==> flow/design.v <==
module pwm_hw(
input clk,      			 
input reset,  			     
input red,                   
input green,                 
input blue,                  
output [19:0] Red_High_HW,   
output [19:0] Red_Low_HW,    
output [19:0] Green_High_HW, 
output [19:0] Green_Low_HW,  
output [19:0] Blue_High_HW,  
output [19:0] Blue_Low_HW    
             );
HW_PWM Red(.clk(clk),.reset(reset),.Colour_input(red),.High_Count(Red_High_HW),.Low_Count(Red_Low_HW));           
HW_PWM Green(.clk(clk),.reset(reset),.Colour_input(green),.High_Count(Green_High_HW), .Low_Count(Green_Low_HW));  
HW_PWM Blue(.clk(clk),.reset(reset),.Colour_input(blue),.High_Count(Blue_High_HW), .Low_Count(Blue_Low_HW));      
endmodule
module HW_PWM(
input clk,                     
input reset,                   
input Colour_input,            
output reg [19:0] High_Count,  
output reg [19:0] Low_Count    
            );
reg PrevPwm;                   
reg [19:0]Count;               
always@(posedge clk)
begin
if (!reset)                    
    begin
	Count<=20'b0;
	High_Count<=20'b0;
	Low_Count<=20'b0;          
	PrevPwm<=1'b0;
	end
else if(Colour_input==1)       
   begin
	if(PrevPwm!=Colour_input)  
		begin
 		Low_Count<=Count;      
		PrevPwm<=1'b1;         
		Count<=20'b0;          
		end
	else
		begin                  
		Count<=Count+1'b1;     
		end
  end
else if(Colour_input==0)       
	begin
	if(PrevPwm!=Colour_input)  
		begin
		High_Count<=Count;     
		PrevPwm<=Colour_input; 
		Count<=20'b0;          
		end
else
     begin                     
     Count<=Count+1'b1;        
     end     
end
end			
endmodule			
# [Step by step through the tools: pwm_hw]
# What the tools print for pwm_hw, step after step.
# Line numbers count from 1 in the design file above.
# Operators: Yosys type, input widths -> output width; for muxes data width and select width s.
# Cell names lack the library's common part.
# A cell with - has no value.
[inputs] top_module="pwm_hw" clock_port="clk" lib="sky130hd" corner="tt_025C_1v80"

# [Elaborated design]
# Source: Yosys, flattened and elaborated, memories not mapped. Widths are those after wreduce. Registers that Yosys merges into a memory's read port (data or address) are not register bits. Print and check cells do not count. Equal cells are merged and count once.
[word_totals] regBits=183 latch_bits=0 mem_bits_rw=0 mem_bits_ro=0 clocked_rd_ports_x_width=0 memories=0 inputBits=5 wordCells=40
[op_classes] n_addsub=3 n_mul=0 n_div=0 n_cmp=0 eq_ne=3 shifts=0 n_mux=9 logic=4 reduce_logical=9
[ops] op="$add 20x1->20 const B" count=3
[ops] op="$reduce_and 2->1" count=6
[ops] op="$mux 1" count=9
[ops] op="$reduce_or 2->1" count=3
[ops] op="$not 1->1" count=4
[ops] op="$ne 1x1->1" count=3

# [Longest topological paths]
# Longest topological path by Yosys (ltp), each cell counted once; first at word level (registers and memories cut), then after technology mapping (sequential cells cut; the memories' decode and read muxes count).
[logic_depth] ltp_word=3 ABC_AREA=0 ltp_mapped=6

# [Mapped cells and area]
# Source: synth_stat.txt of the flow (Yosys; design flattened, memories mapped). It holds for the ABC_AREA given above (unset counts as 0); a run with the other value may have another netlist.
[synth_totals] cell_count=703 area_um2=7258.2 sequential_area_um2=3663.5 ffs=183
[by_type] type="dfxtp_1" count=183 area_total_um2=3.66E+03
[by_type] type="mux2i_1" count=125 area_total_um2=1251.2
[by_type] type="nor2b_1" count=123 area_total_um2=769.488
[by_type] type="xnor2_1" count=23 area_total_um2=201.443
[by_type] type="nor2_1" count=43 area_total_um2=161.405
[by_type] type="nand3_1" count=27 area_total_um2=135.13
[by_type] type="clkbuf_1" count=34 area_total_um2=127.622
[by_type] type="xor2_1" count=13 area_total_um2=113.859
[by_type] type="ha_1" count=9 area_total_um2=112.608
[by_type] type="nand4_1" count=14 area_total_um2=87.584
[by_type] type="or3_1" count=12 area_total_um2=75.072
[by_type] type="a21oi_1" count=13 area_total_um2=65.062
[by_type] type="and3_1" count=9 area_total_um2=56.304
[by_type] type="o21ai_0" count=11 area_total_um2=55.053
[by_type] type="nor3_1" count=10 area_total_um2=50.048
[by_type] type="nand2_1" count=12 area_total_um2=45.043
[by_type] type="nor4_1" count=7 area_total_um2=43.792
[by_type] type="inv_1" count=11 area_total_um2=41.29
# Not listed: further types 15, cells in them 24.
# By module: a second synthesis without flattening, with its own total; a netlist apart from the flattened one above.
[hier_totals] hier_cells=705 area_unflattened_um2=7319.5
# Each row is one instance without its submodules.
[by_module] mod="HW_PWM" n_inst=3 n_cells=235 mod_area_um2=2439.8 seq_area_um2=1221.2
[by_module] mod="pwm_hw" n_inst=1 n_cells=0 mod_area_um2=0.0 seq_area_um2=0.0

# [Worst setup path after synthesis]
# Source: OpenSTA report_checks on the synthesized netlist (no wires, ideal clock, input and output delay 20% of the period each), path of least setup slack; recovery checks are left aside. Register names are those of the netlist, which keeps one name where synthesis merged equal registers.
[synth_path] kind="input-to-reg" start="input green" end="register Green.Count[14]" clock_period_ns=2.0 setup_time_ns=0.059 launch_ns=0.400 t_arrival_ns=1.698 slack_ns=0.243 delay_ns=1.357 driving_pins=6 synth_period_reached_ns=1.757
# "delay_ns" = arrival - input delay + setup time.
# "driving_pins" counts driving pins, that of a launching flip-flop among them; a cell with two outputs on the path counts twice.
# "synth_period_reached_ns" is the clock period less the worst setup slack; recovery checks do not enter. This is arithmetic on one report: input and output delays are still those of the set period (20% each).
# The rows between start and end are the longest chain of elaborated cells between them; the timing report does not say that the signal goes this way. Where chains are equally long, one stands for them.
# Each line given opens the expression or statement behind the cell; cells for indexed reads and writes are added by Yosys, which also makes memories of some case tables.
# A register here has more assigning lines than the two given.
[synth_between] path_cell_list="inv_1 > ha_1 > clkbuf_1 > nand2_1 > or4_1 > nand2_1" elab_chain_len=2 cells_between=2 classes_between="eq/ne (1); reduce/logical (1)"
[synth_lines] item="start: declaration" line_no=5 source="input green,"
[synth_lines] item="$ne 1x1->1" line_no=38 source="if(PrevPwm!=Colour_input)"
[synth_lines] item="$reduce_or 2->1"
[synth_lines] item="end: assignment" line_no=46 source="Count<=Count+1'b1;"
[synth_lines] item="end: assignment" line_no=59 source="Count<=Count+1'b1;"
[synth_lines] item="end: declaration" line_no=26 source="reg [19:0]Count;"

# [Worst path after layout]
# Path of least setup slack in the final report of flow run 1 (OpenROAD, finished layout, wires in). Where an end is a register, its clock arrival counts in the times.
[layout_path] kind="reg-to-reg" start="register Red.Count[11]" end="register Red.Count[19]" clock_period_ns=1.92 setup_time_ns=0.06 launch_ns=0.43 t_arrival_ns=2.13 slack_ns=0.16 driving_pins=5
# The rows between start and end are the longest chain of elaborated cells between them; the timing report does not say that the signal goes this way. Where chains are equally long, one stands for them.
# A register here has more assigning lines than the two given.
[layout_between] path_cell_list="dfxtp_1 > nand4_2 > or4_4 > or3_1 > a21oi_1" elab_chain_len=1 cells_between=1 classes_between="add/sub (1)"
[layout_lines] item="start: declaration" line_no=26 source="reg [19:0]Count;"
[layout_lines] item="start: assignment" line_no=46 source="Count<=Count+1'b1;"
[layout_lines] item="start: assignment" line_no=59 source="Count<=Count+1'b1;"
[layout_lines] item="$add 20x1->20" line_no=46
[layout_lines] item="end: assignment" line_no=46
[layout_lines] item="end: assignment" line_no=59
[layout_lines] item="end: declaration" line_no=26

# Measured results for pwm_hw: 3 stored runs of the Yosys and OpenROAD flow on sky130hd. The settings differ; the order carries no meaning. The constraints put input and output delay at 20% of the set period each and load the outputs with 0.01 pF.
# "clock_period_reached_ns" is the run's clock period less its worst setup slack. It is reckoned from that one timing run; input and output delays stay at 20% of the period that was set.
# By "critical_path_time_ns" is meant the share of the clock period that the worst setup path is allowed (20% is reserved at inputs, 20% at outputs), minus its slack. Clock arrival times at its registers enter into it.
# "power_uw" is the tool's figure for a default switching activity; nothing was simulated.
run="flow run 1" settings CORE_UTILIZATION=53 PLACE_DENSITY_LB_ADDON=0.02 period_ns=1.92 CAP_MARGIN=20 CORE_MARGIN=2 SLEW_MARGIN=20
run="flow run 1" results die_area_um2=14647.1 post_synth_area_um2=7258.2 final_hold_ws_ns=0.363 critical_path_time_ns=1.76 critical_path_kind="reg-to-reg" timing.setup.tns_ns=0.000 clock_period_reached_ns=1.765 power_uw=7510 finalCellArea_um2=9436.5 ws_setup_ns=0.155 finish.utilization_pct=71.0
run="flow run 2" settings CAP_MARGIN=0 CORE_UTILIZATION=46 CTS_CLUSTER_SIZE=34 GPL_ROUTABILITY_DRIVEN=0 MAX_ROUTING_LAYER="met5" PLACE_DENSITY=0.6 period_ns=2.07 CORE_MARGIN=2 SLEW_MARGIN=20
run="flow run 2" results die_area_um2=16800.0 post_synth_area_um2=7258.2 final_hold_ws_ns=0.336 critical_path_time_ns=1.80 critical_path_kind="reg-to-reg" timing.setup.tns_ns=0.000 clock_period_reached_ns=1.798 power_uw=7233 finalCellArea_um2=9449.1 ws_setup_ns=0.272 finish.utilization_pct=61.7
run="flow run 3" settings ABC_AREA=1 CORE_MARGIN=2 CORE_UTILIZATION=69 CTS_CLUSTER_DIAMETER=177 CTS_CLUSTER_SIZE=40 GPL_TIMING_DRIVEN=0 PLACE_DENSITY_LB_ADDON=0.26 SLEW_MARGIN=5 period_ns=1.52 CAP_MARGIN=20
run="flow run 3" results die_area_um2=11110.2 post_synth_area_um2=7095.6 final_hold_ws_ns=0.163 critical_path_time_ns=1.62 critical_path_kind="reg-to-reg" timing.setup.tns_ns=-0.099 clock_period_reached_ns=1.619 power_uw=10951 finalCellArea_um2=8994.9 ws_setup_ns=-0.099 finish.utilization_pct=88.7
